==> flow/design.v <==
module badicecream(input         Clk,                 
                             Reset,               
                             frame_clk,           
                input [10:0]   DrawX, DrawY ,    
				input [15:0]   keycode,				  
               	output logic is_BI	,			 
				output logic [10:0] BI_X, BI_Y,
				input logic up_wall, down_wall , left_wall, right_wall,
				output logic [10:0] BI_X_Pos, BI_Y_Pos,
				output logic [5:0] BI_BlkX_Pos, BI_BlkY_Pos
              );
	enum logic[2:0] { 
					 right=3'b000, 
					 left=3'b001,
					 up=3'b010,
					 down=3'b011,
					 Halted=3'b100} Dir, Dir_in, Dir_delayed, Dir_delayed_in;
    parameter [10:0] BI_X_Corner = 11'd64;   
    parameter [10:0] BI_Y_Corner = 11'd95;   
    parameter [5:0] BI_Blk_X_Corner = 6'd1;   
    parameter [5:0] BI_Blk_Y_Corner = 6'd1;   
    parameter [10:0] BI_X_Step = 10'd1;       
    parameter [10:0] BI_Y_Step = 10'd1;       
    parameter  BI_sizeX = 6'd32;         
	parameter  BI_sizeY = 6'd48;
	logic [5:0] frame_counter, per_frame_counter;   
	logic [5:0] frame_counter_in, per_frame_counter_in;
	logic [5:0] pace_counter, pace_counter_in;
    logic [10:0] BI_X_Motion, BI_Y_Motion;
    logic [10:0] BI_X_Pos_in, BI_X_Motion_in, BI_Y_Pos_in, BI_Y_Motion_in;
	logic [5:0] BI_BlkX_Pos_in, BI_BlkY_Pos_in;
	logic [2:0] health;
	assign health = 3'd1;    
    logic frame_clk_delayed, frame_clk_rising_edge;
   always_ff @ (posedge Clk) 
	begin
        frame_clk_delayed <= frame_clk;
        frame_clk_rising_edge <= (frame_clk == 1'b1) && (frame_clk_delayed == 1'b0);
		if (Reset)
		begin
			frame_counter <= 6'b0;
			per_frame_counter <= 6'b0;
		end
		else
		begin
			frame_counter <= frame_counter_in;
			per_frame_counter <=  per_frame_counter_in;
		end
    end
	always_comb
	begin
		frame_counter_in = frame_counter;
		per_frame_counter_in = per_frame_counter;
		if (frame_clk_rising_edge)    
		begin
		per_frame_counter_in = per_frame_counter+6'b1;
		if((per_frame_counter) == 6'b000111)  
			begin
				per_frame_counter_in=6'b0;
				frame_counter_in = frame_counter+6'b1;
				if((frame_counter ) == 6'b100)  
				begin
					frame_counter_in=6'b0;
				end
			end
		end
	end
    always_ff @ (posedge Clk)
    begin
        if (Reset)
        begin
            BI_X_Pos <= BI_X_Corner;
            BI_Y_Pos <= BI_Y_Corner;
			BI_BlkX_Pos <= BI_Blk_X_Corner;
			BI_BlkY_Pos <= BI_Blk_Y_Corner;
            BI_X_Motion <= 10'd0;
            BI_Y_Motion <= 10'd0;
			pace_counter <= 6'd0;
				Dir <= Halted;
				Dir_delayed <= down;
        end
        else
        begin
			pace_counter <= pace_counter_in;
            BI_X_Pos <= BI_X_Pos_in;
            BI_Y_Pos <= BI_Y_Pos_in;
            BI_X_Motion <= BI_X_Motion_in;
            BI_Y_Motion <= BI_Y_Motion_in;
			BI_BlkX_Pos <= BI_BlkX_Pos_in;
			BI_BlkY_Pos <= BI_BlkY_Pos_in;
			Dir <= Dir_in;
			Dir_delayed <= Dir_delayed_in;
        end
    end
    always_comb
    begin
		pace_counter_in = pace_counter;
        BI_X_Pos_in = BI_X_Pos;
        BI_Y_Pos_in = BI_Y_Pos;
		BI_X_Motion_in = BI_X_Motion;
		BI_Y_Motion_in = BI_Y_Motion;
        BI_BlkX_Pos_in = BI_BlkX_Pos;    
        BI_BlkY_Pos_in = BI_BlkY_Pos;
		Dir_in = Dir;
		Dir_delayed_in = Dir_delayed;
		if(health != 0)
		begin
			if (frame_clk_rising_edge)
			begin
            	BI_X_Pos_in = BI_X_Pos + BI_X_Motion_in;
            	BI_Y_Pos_in = BI_Y_Pos + BI_Y_Motion_in;
				if (Dir == Halted)  
				begin
					if ((keycode[7:0] == 8'd26) || ((keycode[15:8] == 8'd26 )))  
					begin
						Dir_delayed_in = up;
						if(up_wall)
						begin
							BI_Y_Motion_in = 0;
							BI_X_Motion_in = 0;
							Dir_in = Halted;
						end
						else
						begin
							BI_Y_Motion_in = -BI_Y_Step;
							BI_X_Motion_in = 0;
							Dir_in = up;	
						end
					end
					else if (((keycode[7:0] == 8'd4) || keycode[15:8] == 8'd4 ))  
						begin
							Dir_delayed_in = left;
							if (left_wall)			
							begin
								BI_X_Motion_in = 0;
								BI_Y_Motion_in = 0;
								Dir_in = Halted;
							end
							else
							begin
								BI_Y_Motion_in = 0;
								BI_X_Motion_in = -BI_X_Step;
								Dir_in = left;
							end
						end
					else if((keycode[7:0] == 8'd22) || ((keycode[15:8] == 8'd22 )))  
						begin
							Dir_delayed_in = down;
							if (down_wall) 
							begin
								BI_Y_Motion_in = 0;
								BI_X_Motion_in = 0;
							Dir_in = Halted;
							end
							else
							begin
								BI_Y_Motion_in = BI_Y_Step;
								BI_X_Motion_in = 0;
								Dir_in = down;
							end
						end
					else if (((keycode[7:0]) == 8'd7) || ((keycode[15:8]) == 8'd7))  
						begin
							Dir_delayed_in = right;
							if(right_wall) 
							begin
								BI_X_Motion_in = 0;
								BI_Y_Motion_in = 0;
								Dir_in = Halted;
							end
							else
							begin
								BI_Y_Motion_in = 0;
								BI_X_Motion_in = BI_X_Step;
								Dir_in = right;	
							end
						end
					else
						begin              
						end
				end
				else  
				begin
					pace_counter_in = pace_counter + 6'd1;
					if(pace_counter == 6'd31)
					begin
						pace_counter_in = 6'd0;
						case(Dir)
							left:
							begin
								BI_BlkX_Pos_in = BI_BlkX_Pos -1;
							end
							right:
							begin
								BI_BlkX_Pos_in = BI_BlkX_Pos +1;
							end
							up:
							begin
								BI_BlkY_Pos_in = BI_BlkY_Pos -1;
							end
							down:
							begin
								BI_BlkY_Pos_in = BI_BlkY_Pos +1;
							end
							default:
							begin
								BI_BlkY_Pos_in = 0;  
							end
						endcase
						Dir_in = Halted;
						BI_Y_Motion_in = 0;
						BI_X_Motion_in = 0;						
					end
				end
			end
        end
    end
    int DistX, DistY, Size;
    assign DistX = DrawX - BI_X_Pos;
    assign DistY = DrawY - BI_Y_Pos;
    always_comb begin
		   if (DistX < BI_sizeX && DistX >= 0 && DistY<=0 && -DistY < BI_sizeY)
		  begin
        is_BI = 1'b1;
				BI_X = DrawX - BI_X_Pos+({5'b0, frame_counter}*32);
				BI_Y = DrawY - BI_Y_Pos+BI_sizeY-1+ Dir_delayed_in*48;
		  end
        else
		  begin
        is_BI = 1'b0;
				BI_X = 0;
				BI_Y = 0;
        end
    end
endmodule
Reports on badicecream

The steps from the RTL of badicecream to its reports follow in flow order.
Line numbers count from 1 in the design file above.
Cell names lack the library's common part.
The mark - stands for no value.

Design top: badicecream
Clock: Clk
Library: sky130hd
Library corner: tt_025C_1v80

Elaborated design

Yosys after proc, flatten, opt, wreduce and memory -nomap, before mapping. Memory bits, and registers merged into a memory's read port (data or address), are not among the register bits. Print and check cells are not counted.

Bits of input ports: 45
Output and inout bits: 57
Flip-flop bits (word level): 82
Elaborated cells: 109

Bitwise gates (word level): 3
Multipliers: 1
Eq/ne operators: 16
Order comparisons: 4
Reductions and logical operators: 17
Multiplexer cells: 39
$add $sub $neg: 16

Operator list:

| operator                                                                           | count |
| 11-bit 2-to-1 mux                                                                  | 15 |
| 32-bit by 6-bit < comparator with 1-bit output (second input constant)             | 2 |
| 3-bit 2-to-1 mux                                                                   | 16 |
| 11-bit adder                                                                       | 3 |
| 32-bit negator                                                                     | 1 |
| 8-bit by 3-bit == test with 1-bit output (second input constant)                   | 4 |
| 8-bit by 5-bit == test with 1-bit output (second input constant)                   | 4 |
| 6-bit by 1-bit adder with 6-bit output (second input constant)                     | 5 |
| 11-bit by 11-bit subtractor with 12-bit output                                     | 2 |
| 6-bit parallel mux with 3-bit select                                               | 1 |
| 6-bit 2-to-1 mux                                                                   | 3 |
| 12-bit by 1-bit >= comparator with 1-bit output (second input constant)            | 1 |
| 12-bit by 1-bit less-or-equal comparator with 1-bit output (second input constant) | 1 |
| 6-bit by 1-bit subtractor with 6-bit output (second input constant)                | 2 |
| 6-bit by 3-bit == test with 1-bit output (second input constant)                   | 2 |
| 6-bit parallel mux with 2-bit select                                               | 1 |
| 11-bit by 1-bit subtractor with 11-bit output (second input constant)              | 1 |
| 11-bit by 6-bit adder with 11-bit output (second input constant)                   | 1 |
| 11-bit by 9-bit adder with 11-bit output                                           | 1 |
| 3-bit by 2-bit multiplier with 5-bit output (second input constant)                | 1 |
| 4-bit AND reduction                                                                | 2 |
| 3-bit by 2-bit == test with 1-bit output (second input constant)                   | 2 |
| 6-bit by 5-bit == test with 1-bit output (second input constant)                   | 1 |
| 5-bit by 1-bit inequality test with 1-bit output (second input constant)           | 1 |
| 1-bit logical AND                                                                  | 4 |
| 1-bit logical OR                                                                   | 4 |
| 2-bit AND reduction                                                                | 2 |
| 2-bit nonzero test                                                                 | 2 |

Not listed: further kinds 7, cells in them 11.

Longest topological paths

Depth = most cells in a row (Yosys ltp): at word level without a register or memory, in the mapped netlist without a sequential cell, where the memories' decode and read muxes count.

Depth after elaboration: 11
ABC_AREA: 0
Gate-level depth with buffers: 21
Depth with buffers taken out: 20

Netlist

Yosys stat after the flow's synthesis: flattened, memories mapped to cells. It holds for the ABC_AREA given above (unset counts as 0); a run with the other value may have another netlist.
The area totals of this step are shown rounded.

Cell count: 730
Buffers: 15
Cell area after synthesis: 6000 um2
Area of sequential cells: 1360 um2
Flip-flops: 68

Cells by type:

| type     | count | area in all (um2) |
| dfxtp_1  | 68    | 1.36E+03 |
| ha_1     | 81    | 1.01E+03 |
| xnor2_1  | 42    | 367.853 |
| nor2_1   | 87    | 326.563 |
| inv_1    | 60    | 225.216 |
| xor2_1   | 23    | 201.443 |
| a21oi_1  | 40    | 200.192 |
| mux2i_1  | 20    | 200.192 |
| nand2_1  | 43    | 161.405 |
| fa_1     | 8     | 160.154 |
| a21o_1   | 18    | 135.13 |
| nor3_1   | 26    | 130.125 |
| nor2_2   | 19    | 118.864 |
| o21ai_0  | 20    | 100.096 |
| nand2b_1 | 15    | 93.84 |
| nor2b_1  | 15    | 93.84 |
| o21a_1   | 10    | 75.072 |
| or3_1    | 12    | 75.072 |

Other cell types: 46; their cells: 123.

Timing after synthesis

Path of least setup slack by OpenSTA after synthesis, without wires, with an ideal clock, recovery checks aside; 20% of the period is set as input and as output delay. Where synthesis merged equal registers, the netlist keeps one of their names.

Path kind: input-to-output
From: in DrawY[1]
To: out BI_Y[3]
External input delay: 1.600 ns
Clock period: 8.0 ns
External output delay: 1.600 ns
Setup slack: 0.708 ns
Stages on the path: 15
Time at the first pin: 1.600 ns
Arrival time: 5.692 ns
Required time: 6.400 ns
Buffers on the path: 0
Delay of the path: 4.092 ns
Period reached after synthesis: 7.292 ns

"delay of the path" is the arrival time less input delay plus setup time.
A path that ends at an output port has no setup time.
"stages on the path" counts driving pins, that of a launching flip-flop among them; a cell with two outputs on the path counts twice.
"period reached after synthesis" = period - worst setup slack (recovery checks aside). The figure is calculated, with input and output delays left at 20% of the set period.
The rows between start and end are the longest chain of elaborated cells between them; the timing report does not say that the signal goes this way. Where chains are equally long, one stands for them.
Each line given opens the expression or statement behind the cell; cells for indexed reads and writes are added by Yosys, which also makes memories of some case tables.

Cells stage by stage: ha_1 -> nor2b_1 -> o2111a_2 -> nor3_4 -> o21ai_0 -> xor2_1 -> or4_1 -> or4_1 -> ha_1 -> or4b_2 -> nor4_1 -> nand4b_1 -> a221oi_2 -> o2111ai_4 -> nor3_1
Cells in the longest elaborated chain: 5
Elaborated cells between the ends (all ways): 10
Classes of those cells: add/sub (5); compare (2); mux (1); reduce/logical (2)

RTL lines, path post-synthesis:

| element                                        | RTL line | source |
| from (decl)                                    | 4        | `input [10:0]   DrawX, DrawY ,` |
| 11-bit by 11-bit subtractor with 12-bit output | 226      | `BI_Y = DrawY - BI_Y_Pos+BI_sizeY-1+ Dir_delayed_in*48;` |
| 11-bit by 6-bit adder with 11-bit output       | 226      |  |
| 11-bit by 1-bit subtractor with 11-bit output  | 226      |  |
| 11-bit by 9-bit adder with 11-bit output       | 226      |  |
| 11-bit 2-to-1 mux                              | 222      | `if (DistX < BI_sizeX && DistX >= 0 && DistY<=0 && -DistY < BI_sizeY)` |
| to (decl)                                      | 7        | `output logic [10:0] BI_X, BI_Y,` |

Worst path after layout

Path of least setup slack in the final report of run A (OpenROAD, finished layout, wires in). Where an end is a register, its clock arrival counts in the times.

Path kind: input-to-output
From: in DrawY[0]
To: out BI_Y[4]
Required time: 7.20 ns
External output delay: 1.80 ns
Arrival time: 7.19 ns
Time at the first pin: 1.80 ns
Clock period: 9.0 ns
Buffers on the path: 3
Stages on the path: 19
External input delay: 1.80 ns
Setup slack: 0.01 ns

The rows between start and end are the longest chain of elaborated cells between them; the timing report does not say that the signal goes this way. Where chains are equally long, one stands for them.

Cells stage by stage: clkdlybuf4s50_1 -> inv_1 -> ha_1 -> fa_2 -> nand2b_1 -> a21oi_2 -> o22a_1 -> xor2_1 -> or4_1 -> or4_1 -> ha_1 -> or4b_2 -> nor4_2 -> nand4b_1 -> a221oi_2 -> o2111ai_4 -> buf_4 -> nor2_2 -> clkdlybuf4s50_1
Cells in the longest elaborated chain: 5
Elaborated cells between the ends (all ways): 10
Classes of those cells: add/sub (5); compare (2); mux (1); reduce/logical (2)

RTL lines, path post-layout:

| element                                        | RTL line | source |
| from (decl)                                    | 4        | `input [10:0]   DrawX, DrawY ,` |
| 11-bit by 11-bit subtractor with 12-bit output | 226      | `BI_Y = DrawY - BI_Y_Pos+BI_sizeY-1+ Dir_delayed_in*48;` |
| 11-bit by 6-bit adder with 11-bit output       | 226      |  |
| 11-bit by 1-bit subtractor with 11-bit output  | 226      |  |
| 11-bit by 9-bit adder with 11-bit output       | 226      |  |
| 11-bit 2-to-1 mux                              | 222      | `if (DistX < BI_sizeX && DistX >= 0 && DistY<=0 && -DistY < BI_sizeY)` |
| to (decl)                                      | 7        | `output logic [10:0] BI_X, BI_Y,` |

--- measured runs ---
Top module badicecream; platform sky130hd; tools Yosys and OpenROAD; 2 stored runs in no particular order. Input and output delays are each 20% of the period that was set; the output load is 0.01 pF.
"reached clock period": clock period set for the run, less the worst setup slack. It is reckoned from that one timing run; input and output delays stay at 20% of the period that was set.
"worst path time": the worst setup path's part of the clock period (all of it between registers, 20% less for each end at a port) less its slack. A launch clock that arrives late makes it longer, a capture clock that arrives late makes it shorter.
By "overall power" is meant OpenSTA's value without simulated activity: inputs other than the clock are taken to toggle once in ten clock periods, and the tool carries that through the logic.
Results are given in rounded form.

## Run A

==> flow/run.sh <==
#!/bin/bash
# the make line also repeats the synthesis and layout settings of config.mk as NAME=value (left out here)
make -C /OpenROAD-flow-scripts/flow DESIGN_CONFIG=/design/flow/config.mk WORK_HOME=/design/flow/orfs CLKGATE_MAP_FILE= finish
==> flow/config.mk <==
export PLATFORM = sky130hd
export DESIGN_NAME = badicecream
export DESIGN_NICKNAME = badicecream
export VERILOG_FILES = /design/flow/design.v
export SDC_FILE = /design/flow/constraint.sdc
export NUM_CORES = 4
export LEC_CHECK = 0
export CAP_MARGIN = 20
export CORE_ASPECT_RATIO = 0.53
export CORE_MARGIN = 2
export CORE_UTILIZATION = 38
export CTS_CLUSTER_DIAMETER = 396
export HOLD_SLACK_MARGIN = 0.04
export MAX_ROUTING_LAYER = met5
export PLACE_DENSITY_LB_ADDON = 0.2
export SLEW_MARGIN = 20
export TNS_END_PERCENT = 15
==> flow/constraint.sdc <==
create_clock -name core_clock -period 9.0 [get_ports {Clk}]
set_input_delay 1.8000 -clock core_clock [delete_from_list [all_inputs] [get_ports {Clk}]]
set_output_delay 1.8000 -clock core_clock [all_outputs]
set_load 0.01 [all_outputs]

| result of run A | value |
|---|---|
| standard-cell area after routing | 7650 um2 |
| worst setup slack after layout | 0.007 ns |
| utilization after routing | 49.5 % |
| overall power | 0.909 mW |
| chip area after synthesis (Yosys) | 6000 um2 |
| post-route worst hold slack | 0.381 ns |
| die footprint | 16900 um2 |
| worst path time | 5.39 ns |
| critical path kind | input-to-output |
| reached clock period | 8.993 ns |
| setup total negative slack | 0.000 ns |

## Run B

==> flow/run.sh <==
#!/bin/bash
# the make line also repeats the synthesis and layout settings of config.mk as NAME=value (left out here)
make -C /OpenROAD-flow-scripts/flow DESIGN_CONFIG=/design/flow/config.mk WORK_HOME=/design/flow/orfs CLKGATE_MAP_FILE= finish
==> flow/config.mk <==
export PLATFORM = sky130hd
export DESIGN_NAME = badicecream
export DESIGN_NICKNAME = badicecream
export VERILOG_FILES = /design/flow/design.v
export SDC_FILE = /design/flow/constraint.sdc
export NUM_CORES = 4
export LEC_CHECK = 0
export CAP_MARGIN = 20
export CORE_MARGIN = 2
export CORE_UTILIZATION = 40
export SETUP_SLACK_MARGIN = 0.2
export SLEW_MARGIN = 20
==> flow/constraint.sdc <==
create_clock -name core_clock -period 7.72 [get_ports {Clk}]
set_input_delay 1.5440 -clock core_clock [delete_from_list [all_inputs] [get_ports {Clk}]]
set_output_delay 1.5440 -clock core_clock [all_outputs]
set_load 0.01 [all_outputs]

| result of run B | value |
|---|---|
| standard-cell area after routing | 8010 um2 |
| worst setup slack after layout | 0.341 ns |
| utilization after routing | 54.9 % |
| overall power | 1.04 mW |
| chip area after synthesis (Yosys) | 6000 um2 |
| post-route worst hold slack | 0.379 ns |
| die footprint | 16000 um2 |
| worst path time | 4.29 ns |
| critical path kind | input-to-output |
| reached clock period | 7.379 ns |
| setup total negative slack | 0.000 ns |
--- end ---
